==> flow/design.v <==
`timescale 1ns / 1ps
`default_nettype none
module Debounce(
    input wire btn, 
    input wire clk, 
    output reg led
    );
    reg [15:0] counter;  
    wire TC;  
    always @(posedge clk) begin
        if(~btn) begin
            counter <= 0;  
        end
        else begin
            counter <= counter + 1; 
        end
    end
    assign TC = (counter == 65534);  
    always @(posedge clk) begin
        if(~btn) begin
            led <= 0;  
        end
        else if (TC) begin
            led <= 1;  
        end
        else
            led <= led;  
    end
endmodule
`timescale 1ns / 1ps
module edge_generator(input wire clk, input wire rst, input wire signal, output reg out);  
    reg sig_p; 
    always @(posedge clk) begin
        if(rst == 1) begin
            out <= 0;
            sig_p <= 0;
        end else 
        begin
            if((sig_p != signal) && (signal)) begin
                out <= 1; 
            end 
            else out <= 0; 
            sig_p <= signal;
        end
    end
endmodule
`default_nettype none
`timescale 1ns / 1ps
module cla_adder(input wire [3:0] A, input wire [3:0] B, input wire CI, output wire CO, output wire [3:0] SUM);
    wire [3:0] propegated, generated;
    wire [3:0] carries;
    assign carries[0] = CI;
    assign propegated = A ^ B; 
    assign generated = A & B;
    assign carries[1] = generated[0] | (propegated[0] & carries[0]);
    assign carries[2] = generated[1] | (propegated[1] & carries[1]);
    assign carries[3] = generated[2] | (propegated[2] & carries[2]);
    assign CO = generated[3] | (propegated[3] & carries[3]);
    genvar i;
    generate 
        for (i = 0; i < 4; i = i + 1) begin
            FA a(.A(A[i]), .B(B[i]), .CI(carries[i]), .SUM(SUM[i]));
        end
    endgenerate
endmodule 
module FA(input wire A, input wire B, input wire CI, output wire CO, output wire SUM);
    assign CO = (A & B) | (CI & (A ^ B)); 
    assign SUM = A ^ B ^ CI; 
endmodule
`timescale 1ns / 1ps
`default_nettype none
module combo_mult(input wire [3:0] a, input wire [3:0] b, output wire [7:0] res);
    wire [7:0] m [3:0];
    genvar i; 
    generate 
        for(i = 0; i < 4; i = i + 1) begin
            assign m[i] = (a[i] != 0) ? ({{4'b0}, b} << i) : 8'b0;
        end
    endgenerate
    assign res = m[0] + m[1] + m[2] + m[3];
endmodule
`timescale 1ns / 1ps
`default_nettype none
module Calculator(
    input wire [3:0] a, 
    input wire [3:0] b,
    input wire [2:0] op,
    output reg [7:0] out
);
    parameter AND = 3'b000;
    parameter OR = 3'b001;
    parameter NOT = 3'b010;
    parameter XOR = 3'b011;
    parameter ADD = 3'b100;
    parameter SUB = 3'b101;
    parameter MULT = 3'b110;
    parameter DIV = 3'b111; 
    wire adder_co;
    wire [3:0] SUM;
    wire [7:0] PRODUCT;
    wire [3:0] B_adder;
    wire CI;
    assign B_adder = (op == ADD) ? b : 
                     (op == SUB) ? ~b :
                     0; 
    assign CI = (op == SUB) ? 1 : 0; 
    cla_adder ADDER(.A(a),.B(B_adder), .CI(CI), .CO(adder_co), .SUM(SUM));
    combo_mult MULTI(.a(a), .b(b), .res(PRODUCT));
    always @(*) begin
        case(op)
            AND: begin
                out <= {{4{1'b0}}, a&b};
            end
            OR: begin
                out <= {{4{1'b0}}, a|b};
            end
            NOT: begin
                out <= {{4{1'b1}}, ~a};
            end
            XOR: begin
                out <= {{4{1'b0}}, a ^ b};
            end
            ADD: begin
                out <= {{3{1'b0}}, adder_co, SUM};
            end
            SUB: begin
                if (a < b) begin
                    out <= {{4{1'b1}}, SUM};
                end
                else out <= {{4{1'b0}}, SUM};
            end
            MULT: begin
                out <= PRODUCT;
            end
            DIV: begin
                out <= (b == 4'd0) ? 8'hFF : a/b;
            end
        endcase
   end
endmodule 
`timescale 1ns / 1ps
module val_bcd(
    input wire clk,  
    input wire reset, 
    input wire en, 
    input wire [11:0] count, 
    output reg [15:0] BCD,
    output reg rdy
    );
    parameter IDLE = 0; 
    parameter SHIFT = 1;
    parameter ADD = 2;
    reg [11:0] count_p;  
    reg [3:0] shift_idx;  
    reg [1:0] state;  
    reg [15:0] BCD_temp;  
    always @(posedge clk or posedge reset) begin
        if(reset) begin
            BCD <= 0;
            rdy <= 0; 
            shift_idx <= 0; 
            count_p <= 0; 
            state <= IDLE;
        end
        else begin
            case(state)
                IDLE : begin  
                    if(en) begin  
                        BCD <= 0;  
                        count_p <= count;  
                        shift_idx <= 0;  
                        state <= SHIFT;  
                    end 
                    else state <= IDLE;  
                    rdy <= 0;  
                end
                SHIFT : begin  
                    BCD <= {BCD[14:0], count_p[11 - shift_idx]};  
                    shift_idx <= shift_idx + 1;  
                    state <= ADD;  
                    rdy <= 0;  
                end
                ADD : begin  
                    if(shift_idx == 12) begin
                        rdy <= 1;     
                        state <= IDLE;   
                    end
                    else begin  
                        BCD <= {(BCD[15:12] >= 5) ? BCD[15:12] + 4'd3 : BCD[15:12], 
                            (BCD[11:8] >= 5) ? BCD[11:8] + 4'd3 : BCD[11:8],
                            (BCD[7:4] >= 5) ? BCD[7:4] + 4'd3 : BCD[7:4],
                            (BCD[3:0] >= 5) ? BCD[3:0] + 4'd3 : BCD[3:0]}; 
                        state <= SHIFT;  
                        rdy <= 0;  
                    end
                end
            endcase             
        end
    end
endmodule
`timescale 1ns / 1ps
`default_nettype none
module bcd_seg(
    input wire [3:0] BCD, 
    output reg [7:0] s
);
    always @(*) begin
        case(BCD)
            0: s = 8'b0000_0011; 
            1: s = 8'b1001_1111;
            2: s = 8'b0010_0101;
            3: s = 8'b0000_1101;
            4: s = 8'b1001_1001;
            5: s = 8'b0100_1001;
            6: s = 8'b0100_0001;
            7: s = 8'b0001_1111;
            8: s = 8'b0000_0001;
            9: s = 8'b0000_1001;
            10: s = 8'b1111_1101; 
            default s = 8'b1111_1111;
        endcase
end
endmodule
`timescale 1ns / 1ps
`default_nettype none
module op_seg(
    input wire [2:0] OP, 
    output reg [31:0] s
);
    always @(*) begin
        case(OP)
            0: s = 32'b1111_1111_0001_0001_1101_0101_1000_0101;  
            1: s = 32'b1111_1111_1111_1111_0000_0011_1111_0101;  
            2: s = 32'b1111_1111_1101_0101_1100_0101_1110_0001;  
            3: s = 32'b1111_1111_1001_0001_0000_0011_1111_0101;  
            4: s = 32'b1111_1111_0001_0001_1000_0101_1000_0101;  
            5: s = 32'b1111_1111_0100_1001_1100_0111_1100_0001;  
            6: s = 32'b0011_0011_0001_1011_1110_0011_1110_0001;  
            7: s = 32'b1111_1111_1000_0101_1001_1111_1000_0011;  
            default s = 32'b1111_1111_1111_1111_1111_1111_1111_1111;
        endcase
    end
endmodule
`timescale 1ns / 1ps
`default_nettype none
module Multi_Driver(
    input wire clk, 
    input wire rst, 
    input wire [31:0] segValues,
    output reg [3:0] an,
    output reg [7:0] seg
    );
    parameter DELAY = 4095; 
    reg [11:0] count;  
    always @(posedge clk) begin
        if(count < (DELAY / 4)) begin
            an <= 4'b1110;
            seg <= segValues[7:0];
        end
        else if (count < (DELAY / 2)) begin
            an <= 4'b1101;
            seg <= segValues[15:8];
        end
        else if (count < ((3 * DELAY) / 4)) begin
            an <= 4'b1011;
            seg <= segValues[23:16];
        end
        else begin
            an <= 4'b0111;
            seg <= segValues[31:24];
        end
        if (rst) count <= 0;
        else count <= count + 1; 
    end
endmodule
`timescale 1ns / 1ps
`default_nettype none
module Calculator_top(
    input wire [3:0] a, 
    input wire [3:0] b,
    input wire clk, 
    input wire rst, 
    input wire enter, 
    input wire back,
    input wire up, 
    input wire down,
    output wire [3:0] an, 
    output wire [7:0] seg,
    output reg bin_ind
);
    reg [2:0] op; 
    wire [7:0] calculator_result;  
    reg [31:0] display_value;  
    reg convert_value_enable;  
    wire up_d; wire down_d; wire enter_d; wire back_d; wire rst_d;  
    Debounce dd(.btn(down), .clk(clk), .led(down_d));
    Debounce ud(.btn(up), .clk(clk), .led(up_d));
    Debounce ed(.btn(enter), .clk(clk), .led(enter_d));
    Debounce bd(.btn(back), .clk(clk), .led(back_d));
    Debounce rd(.btn(rst), .clk(clk), .led(rst_d)); 
    Calculator calc(.a(a), .b(b), .op(op), .out(calculator_result));
    wire [15:0] BCD_result; 
    reg [11:0] value_to_convert; 
    wire bcd_val_rdy; 
    val_bcd VAL(.clk(clk), .reset(rst_d), .en(convert_value_enable), .count(value_to_convert), .rdy(bcd_val_rdy), .BCD(BCD_result));
    wire [31:0] BCD_seg;
    reg [31:0] BCD_seg_buffer;
    bcd_seg A(.BCD(BCD_result[15:12]),.s(BCD_seg[31:24]));
    bcd_seg B(.BCD(BCD_result[11:8]),.s(BCD_seg[23:16]));
    bcd_seg C(.BCD(BCD_result[7:4]),.s(BCD_seg[15:8]));
    bcd_seg D(.BCD(BCD_result[3:0]),.s(BCD_seg[7:0]));
    wire [31:0] op_seg;
    op_seg OPS(.OP(op), .s(op_seg)); 
    parameter DISP_ZEROS = 32'b0000_0011_0000_0011_0000_0011_0000_0011;
    Multi_Driver md(.segValues(display_value), .clk(clk), .rst(rst_d), .an(an), .seg(seg));
    parameter IDLE = 0;  
    parameter VALUE_SET = 1;
    parameter CONV = 2;  
    parameter RES = 3;  
    parameter OP = 4;  
    reg [1:0] result_neg; 
    reg [2:0] cs;  
    reg [2:0] ns;  
    always @(posedge clk) begin
        if(op < 4) begin  
            value_to_convert <= (1000 * calculator_result[3]) + (100 * calculator_result[2]) + (10 * calculator_result[1]) + (calculator_result[0]);
        end 
        else if(op == 5) begin  
             if(calculator_result[7]) begin  
                 result_neg[0] <= 1; 
                 value_to_convert <= {{8{1'b0}}, ((~calculator_result) + 1) & 4'b1111};  
                 if((((~calculator_result) + 1) & 4'b1111) >= 10) result_neg[1] <= 1;
                 else result_neg[1] <= 0; 
             end
             else value_to_convert <= {{4{1'b0}}, calculator_result}; 
        end 
        else begin
            value_to_convert <= {{4{1'b0}}, calculator_result}; 
        end
        if(rst_d == 1) begin
            op <= 0; 
            convert_value_enable <= 0; 
            ns <= IDLE;
            result_neg <= 0;
            display_value <= DISP_ZEROS;
        end
        else begin
            case (cs)
                IDLE: begin
                    display_value <= DISP_ZEROS; 
                    op <= 0;
                    if(ENTER) begin
                        ns <= CONV;
                    end
                    else if (UP | DOWN) begin
                        ns <= OP;
                        op <= 0; 
                    end
                end
                CONV: begin
                    if(op >= 5) begin
                        bin_ind <= 0; 
                    end else begin
                        bin_ind <= 1; 
                    end
                    display_value <= op_seg; 
                    convert_value_enable <= 1; 
                    if(bcd_val_rdy) begin
                        ns <= RES;
                        convert_value_enable <= 0;
                        if(result_neg[0]) begin  
                            if(result_neg[1]) begin
                                BCD_seg_buffer <= {16'b1111_1111_1111_1101, BCD_seg[15:0]};  
                            end else begin
                                BCD_seg_buffer <= {24'b1111_1111_1111_1111_1111_1101, BCD_seg[7:0]};  
                            end
                            result_neg <= 2'b0; 
                        end else begin
                            BCD_seg_buffer <= BCD_seg;
                        end
                    end
                    else ns <= CONV; 
                end
                RES: begin
                    result_neg <= 2'b0;
                    display_value <= BCD_seg_buffer; 
                    if (BACK) begin
                        ns <= IDLE;
                    end
                    else if (ENTER) begin
                        ns <= CONV;
                    end
                    else if (UP | DOWN) begin
                        ns <= OP;
                        op <= 0;
                    end
                    else ns <= RES;
                end
                OP: begin
                    result_neg <= 2'b0;
                    display_value <= op_seg; 
                    if (ENTER) begin
                        ns <= CONV;
                    end
                    else if(BACK) begin
                        ns <= RES;
                    end else begin
                        ns <= OP; 
                    end
                    if(UP) begin
                        op <= op + 1;
                    end
                    else if(DOWN) begin
                        op <= op - 1;
                    end
                end
            endcase 
        end
    end
    wire DOWN; wire UP; wire BACK; wire ENTER;
    edge_generator de(.clk(clk), .rst(rst_d), .signal(down_d), .out(DOWN));
    edge_generator ue(.clk(clk), .rst(rst_d), .signal(back_d), .out(BACK));
    edge_generator be(.clk(clk), .rst(rst_d), .signal(up_d), .out(UP));
    edge_generator ee(.clk(clk), .rst(rst_d), .signal(enter_d), .out(ENTER));
    always @(negedge clk) begin
        if(rst_d) begin
            cs <= IDLE; 
        end
        else begin
            cs <= ns; 
        end
    end
endmodule
# Step by step through the tools: Calculator_top
# What the tools print for Calculator_top, step after step.
# Line numbers count from 1 in the design file above.
# The mark n/a stands for no value.
[setup]
top = "Calculator_top"
clock_port = "clk"
lib = "sky130hd"
lib_corner = "tt_025C_1v80"

# After elaboration
# Counts by Yosys on the flattened word-level netlist (proc, flatten, opt, wreduce; memories kept). Print and check cells are left out.
# Yosys's memory passes give these memory sizes; they may raise the number of words (mostly to a power of two), join words into wider ones and drop unused or constant bits.
[word_totals]
reg_bits = 241
romBits = 632
clocked_rd_ports_x_width = 23
mem_count = 5
input_bits = 14
output_inout_bits = 13
word_cells = 240
[mem_list]
columns = ["name", "size", "word_bits", "read_ports", "wr", "line_no", "source"]
rows = [
  ["(name not given)", 8, 23, 1, 0, 231, "case(OP)"],
  ["(name not given)", 16, 7, 1, 0, 208, "case(BCD)"],
  ["(name not given)", 16, 7, 1, 0, 208, ""],
  ["(name not given)", 16, 7, 1, 0, 208, ""],
  ["(name not given)", 16, 7, 1, 0, 208, ""],
]
[op_classes]
addsub = 21
multipliers = 3
div = 1
cmp = 11
eq_ne = 33
n_shift = 1
muxes = 71
logic = 26
n_reduce_logical = 28
[op_table]
columns = ["operator", "count"]
rows = [
  ["case mux 32 bit (select 3 bit)", 1],
  ["adder 16 x 1 -> 16 bit (second input constant)", 5],
  ["== test 16 bit (second input constant)", 5],
  ["case mux 8 bit (select 8 bit)", 1],
  ["case mux 16 bit (select 3 bit)", 1],
  ["2-to-1 mux 8 bit", 6],
  ["2-to-1 mux 3 bit", 14],
  ["2-to-1 mux 4 bit", 9],
  ["variable part select 12 x 32 -> 1 bit", 1],
  ["divider 4 x 4 -> 8 bit", 1],
  ["2-to-1 mux 32 bit", 1],
  ["2-to-1 mux 16 bit", 2],
  ["2-to-1 mux 1 bit", 22],
  ["2-to-1 mux 18 bit", 1],
  ["adder 4 x 2 -> 4 bit (second input constant)", 4],
  ["greater-or-equal comparator 4 x 3 -> 1 bit (second input constant)", 4],
  ["AND reduction 4 bit", 4],
  ["adder 8 bit", 2],
  ["== test 3 bit (second input constant)", 5],
  ["2-to-1 mux 7 bit", 2],
  ["adder 11 x 8 -> 12 bit", 1],
  ["adder 12 x 1 -> 12 bit", 1],
  ["adder 12 x 1 -> 12 bit (second input constant)", 1],
  ["less-than comparator 12 x 10 -> 1 bit (second input constant)", 1],
  ["less-than comparator 12 x 11 -> 1 bit (second input constant)", 1],
  ["less-than comparator 12 bit (second input constant)", 1],
  ["adder 12 x 5 -> 12 bit", 1],
  ["== test 3 x 2 -> 1 bit (second input constant)", 4],
]
# Not listed: further kinds 49, cells in them 93.

# Logic depth
# Longest topological path by Yosys (ltp), each cell counted once; first at word level (registers and memories cut), then after technology mapping (sequential cells cut; the memories' decode and read muxes count).
[logic_depth]
word_depth = 23
ABC_AREA = 0
ltp_mapped = 55
depth_no_buf = 54

# After synthesis
# Source: synth_stat.txt of the flow (Yosys; design flattened, memories mapped). It holds for the ABC_AREA given above (unset counts as 0); a run with the other value may have another netlist.
[types]
columns = ["cell_type", "count", "area_total_um2"]
rows = [
  ["sky130_fd_sc_hd__dfxtp_1", 185, 3.7E+03],
  ["sky130_fd_sc_hd__ha_1", 105, 1313.76],
  ["sky130_fd_sc_hd__edfxtp_1", 29, 870.835],
  ["sky130_fd_sc_hd__dfrtp_1", 33, 825.792],
  ["sky130_fd_sc_hd__xnor2_1", 60, 525.504],
  ["sky130_fd_sc_hd__o21ai_0", 104, 520.499],
  ["sky130_fd_sc_hd__nor2_1", 131, 491.722],
  ["sky130_fd_sc_hd__nand2_1", 118, 442.925],
  ["sky130_fd_sc_hd__a21oi_1", 79, 395.379],
  ["sky130_fd_sc_hd__and2_1", 59, 369.104],
  ["sky130_fd_sc_hd__inv_1", 79, 296.534],
  ["sky130_fd_sc_hd__nand3_1", 48, 240.23],
  ["sky130_fd_sc_hd__xor2_1", 22, 192.685],
  ["sky130_fd_sc_hd__nor2b_1", 30, 187.68],
  ["sky130_fd_sc_hd__fa_1", 9, 180.173],
  ["sky130_fd_sc_hd__a22oi_1", 22, 165.158],
  ["sky130_fd_sc_hd__o22ai_1", 26, 162.656],
  ["sky130_fd_sc_hd__or3_1", 26, 162.656],
]
# Other cell types: 63; their cells: 335.
[mapped]
cells = 1500
synth_area_um2 = 13420.4
seqArea_um2 = 5426.5
ffs = 248
buffers = 51
# By module: a second synthesis without flattening, with its own total; a netlist apart from the flattened one above.
[unflattened]
cells_unflattened = 1611
area_unflattened_um2 = 14687.8
# Each row is one instance without its submodules.
[modules]
columns = ["mod", "n_inst", "n_cells", "mod_area_um2", "seq_area_um2"]
rows = [
  ["Debounce", 5, 84, 750.7, 340.3],
  ["Calculator_top", 1, 343, 3726.1, 2072.0],
  ["val_bcd", 1, 205, 2043.2, 902.1],
  ["Calculator", 1, 275, 1983.2, 0.0],
  ["Multi_Driver", 1, 104, 1084.8, 480.5],
  ["bcd_seg", 4, 35, 237.7, 0.0],
  ["combo_mult", 1, 42, 385.4, 0.0],
  ["op_seg", 1, 53, 356.6, 0.0],
  ["edge_generator", 4, 4, 58.8, 40.0],
  ["cla_adder", 1, 9, 88.8, 0.0],
  ["FA", 4, 1, 20.0, 0.0],
]

# Settings and measured results of 6 stored flow runs for module Calculator_top (sky130hd), not sorted in any way. The constraints put input and output delay at 20% of the set period each and load the outputs with 0.01 pF.
# "period_less_ws_ns": clock period set for the run, less the worst setup slack. It is reckoned from that one timing run; input and output delays stay at 20% of the period that was set.
# "worstPathTime_ns" is the time allowed to the run's worst setup path (the clock period less input and output delay, where it has them) less its slack. Clock arrival times count: a late capture clock shortens it, a late launch clock lengthens it.
# By "power.total_mw" is meant OpenSTA's value without simulated activity: inputs other than the clock are taken to toggle once in ten clock periods, and the tool carries that through the logic.

[[run]]
name = "entry A"
[run.settings]
CAP_MARGIN = 10
CORE_UTILIZATION = 40
GPL_ROUTABILITY_DRIVEN = 0
GPL_TIMING_DRIVEN = 0
period_ns = 12.0
CORE_MARGIN = 2
SLEW_MARGIN = 20
[run.results]
period_less_ws_ns = 11.289
die_footprint_um2 = 35032.6
power.total_mw = 1.985
cell_area_final_um2 = 15377.2
holdWs_ns = 0.382
worstPathTime_ns = 8.89
path_kind = "in2reg"
yosys.chip_area_um2 = 13420.4
fin_util_pct = 46.2
total_negative_slack_ns = 0.000
worst_setup_slack_ns = 0.711

[[run]]
name = "entry B"
[run.settings]
CAP_MARGIN = 10
CORE_UTILIZATION = 40
GPL_ROUTABILITY_DRIVEN = 0
GPL_TIMING_DRIVEN = 0
HOLD_SLACK_MARGIN = 0.01
MIN_ROUTING_LAYER = "met2"
period_ns = 16.1
CORE_MARGIN = 2
SLEW_MARGIN = 20
[run.results]
period_less_ws_ns = 14.165
die_footprint_um2 = 35032.6
power.total_mw = 1.480
cell_area_final_um2 = 15250.9
holdWs_ns = 0.380
worstPathTime_ns = 10.95
path_kind = "in2reg"
yosys.chip_area_um2 = 13420.4
fin_util_pct = 45.8
total_negative_slack_ns = 0.000
worst_setup_slack_ns = 1.935

[[run]]
name = "entry C"
[run.settings]
CELL_PAD_IN_SITES_DETAIL_PLACEMENT = 1
CELL_PAD_IN_SITES_GLOBAL_PLACEMENT = 0
CORE_UTILIZATION = 42
GPL_TIMING_DRIVEN = 1
MIN_ROUTING_LAYER = "met2"
PLACE_DENSITY = 0.72
SLEW_MARGIN = 40
period_ns = 14.4
CAP_MARGIN = 20
CORE_MARGIN = 2
[run.results]
period_less_ws_ns = 13.495
die_footprint_um2 = 33399.4
power.total_mw = 1.667
cell_area_final_um2 = 14996.9
holdWs_ns = 0.394
worstPathTime_ns = 10.61
path_kind = "in2reg"
yosys.chip_area_um2 = 13420.4
fin_util_pct = 47.6
total_negative_slack_ns = 0.000
worst_setup_slack_ns = 0.905

[[run]]
name = "entry D"
[run.settings]
ABC_AREA = 0
CAP_MARGIN = 30
CELL_PAD_IN_SITES_GLOBAL_PLACEMENT = 1
CORE_MARGIN = 8
CORE_UTILIZATION = 24
CTS_CLUSTER_DIAMETER = 356
CTS_CLUSTER_SIZE = 59
GPL_ROUTABILITY_DRIVEN = 1
GPL_TIMING_DRIVEN = 0
HOLD_SLACK_MARGIN = -0.01
MAX_ROUTING_LAYER = "met4"
MIN_ROUTING_LAYER = "met1"
PLACE_DENSITY_LB_ADDON = 0.25
SETUP_SLACK_MARGIN = 2.18
TNS_END_PERCENT = 20
period_ns = 9.39
SLEW_MARGIN = 20
[run.results]
period_less_ws_ns = 9.506
die_footprint_um2 = 63741.1
power.total_mw = 2.059
cell_area_final_um2 = 15622.5
holdWs_ns = 0.397
worstPathTime_ns = 7.63
path_kind = "in2reg"
yosys.chip_area_um2 = 13420.4
fin_util_pct = 28.3
total_negative_slack_ns = -0.189
worst_setup_slack_ns = -0.116

[[run]]
name = "entry E"
[run.settings]
CORE_UTILIZATION = 40
period_ns = 12.0
CAP_MARGIN = 20
CORE_MARGIN = 2
SLEW_MARGIN = 20
[run.results]
period_less_ws_ns = 11.348
die_footprint_um2 = 35032.6
power.total_mw = 2.007
cell_area_final_um2 = 15222.1
holdWs_ns = 0.377
worstPathTime_ns = 8.95
path_kind = "in2reg"
yosys.chip_area_um2 = 13420.4
fin_util_pct = 45.7
total_negative_slack_ns = 0.000
worst_setup_slack_ns = 0.652

[[run]]
name = "entry F"
[run.settings]
CORE_UTILIZATION = 40
SETUP_SLACK_MARGIN = 2.96
period_ns = 11.5
CAP_MARGIN = 20
CORE_MARGIN = 2
SLEW_MARGIN = 20
[run.results]
period_less_ws_ns = 9.832
die_footprint_um2 = 35032.6
power.total_mw = 2.131
cell_area_final_um2 = 15653.8
holdWs_ns = 0.377
worstPathTime_ns = 7.53
path_kind = "in2reg"
yosys.chip_area_um2 = 13420.4
fin_util_pct = 47.0
total_negative_slack_ns = 0.000
worst_setup_slack_ns = 1.668
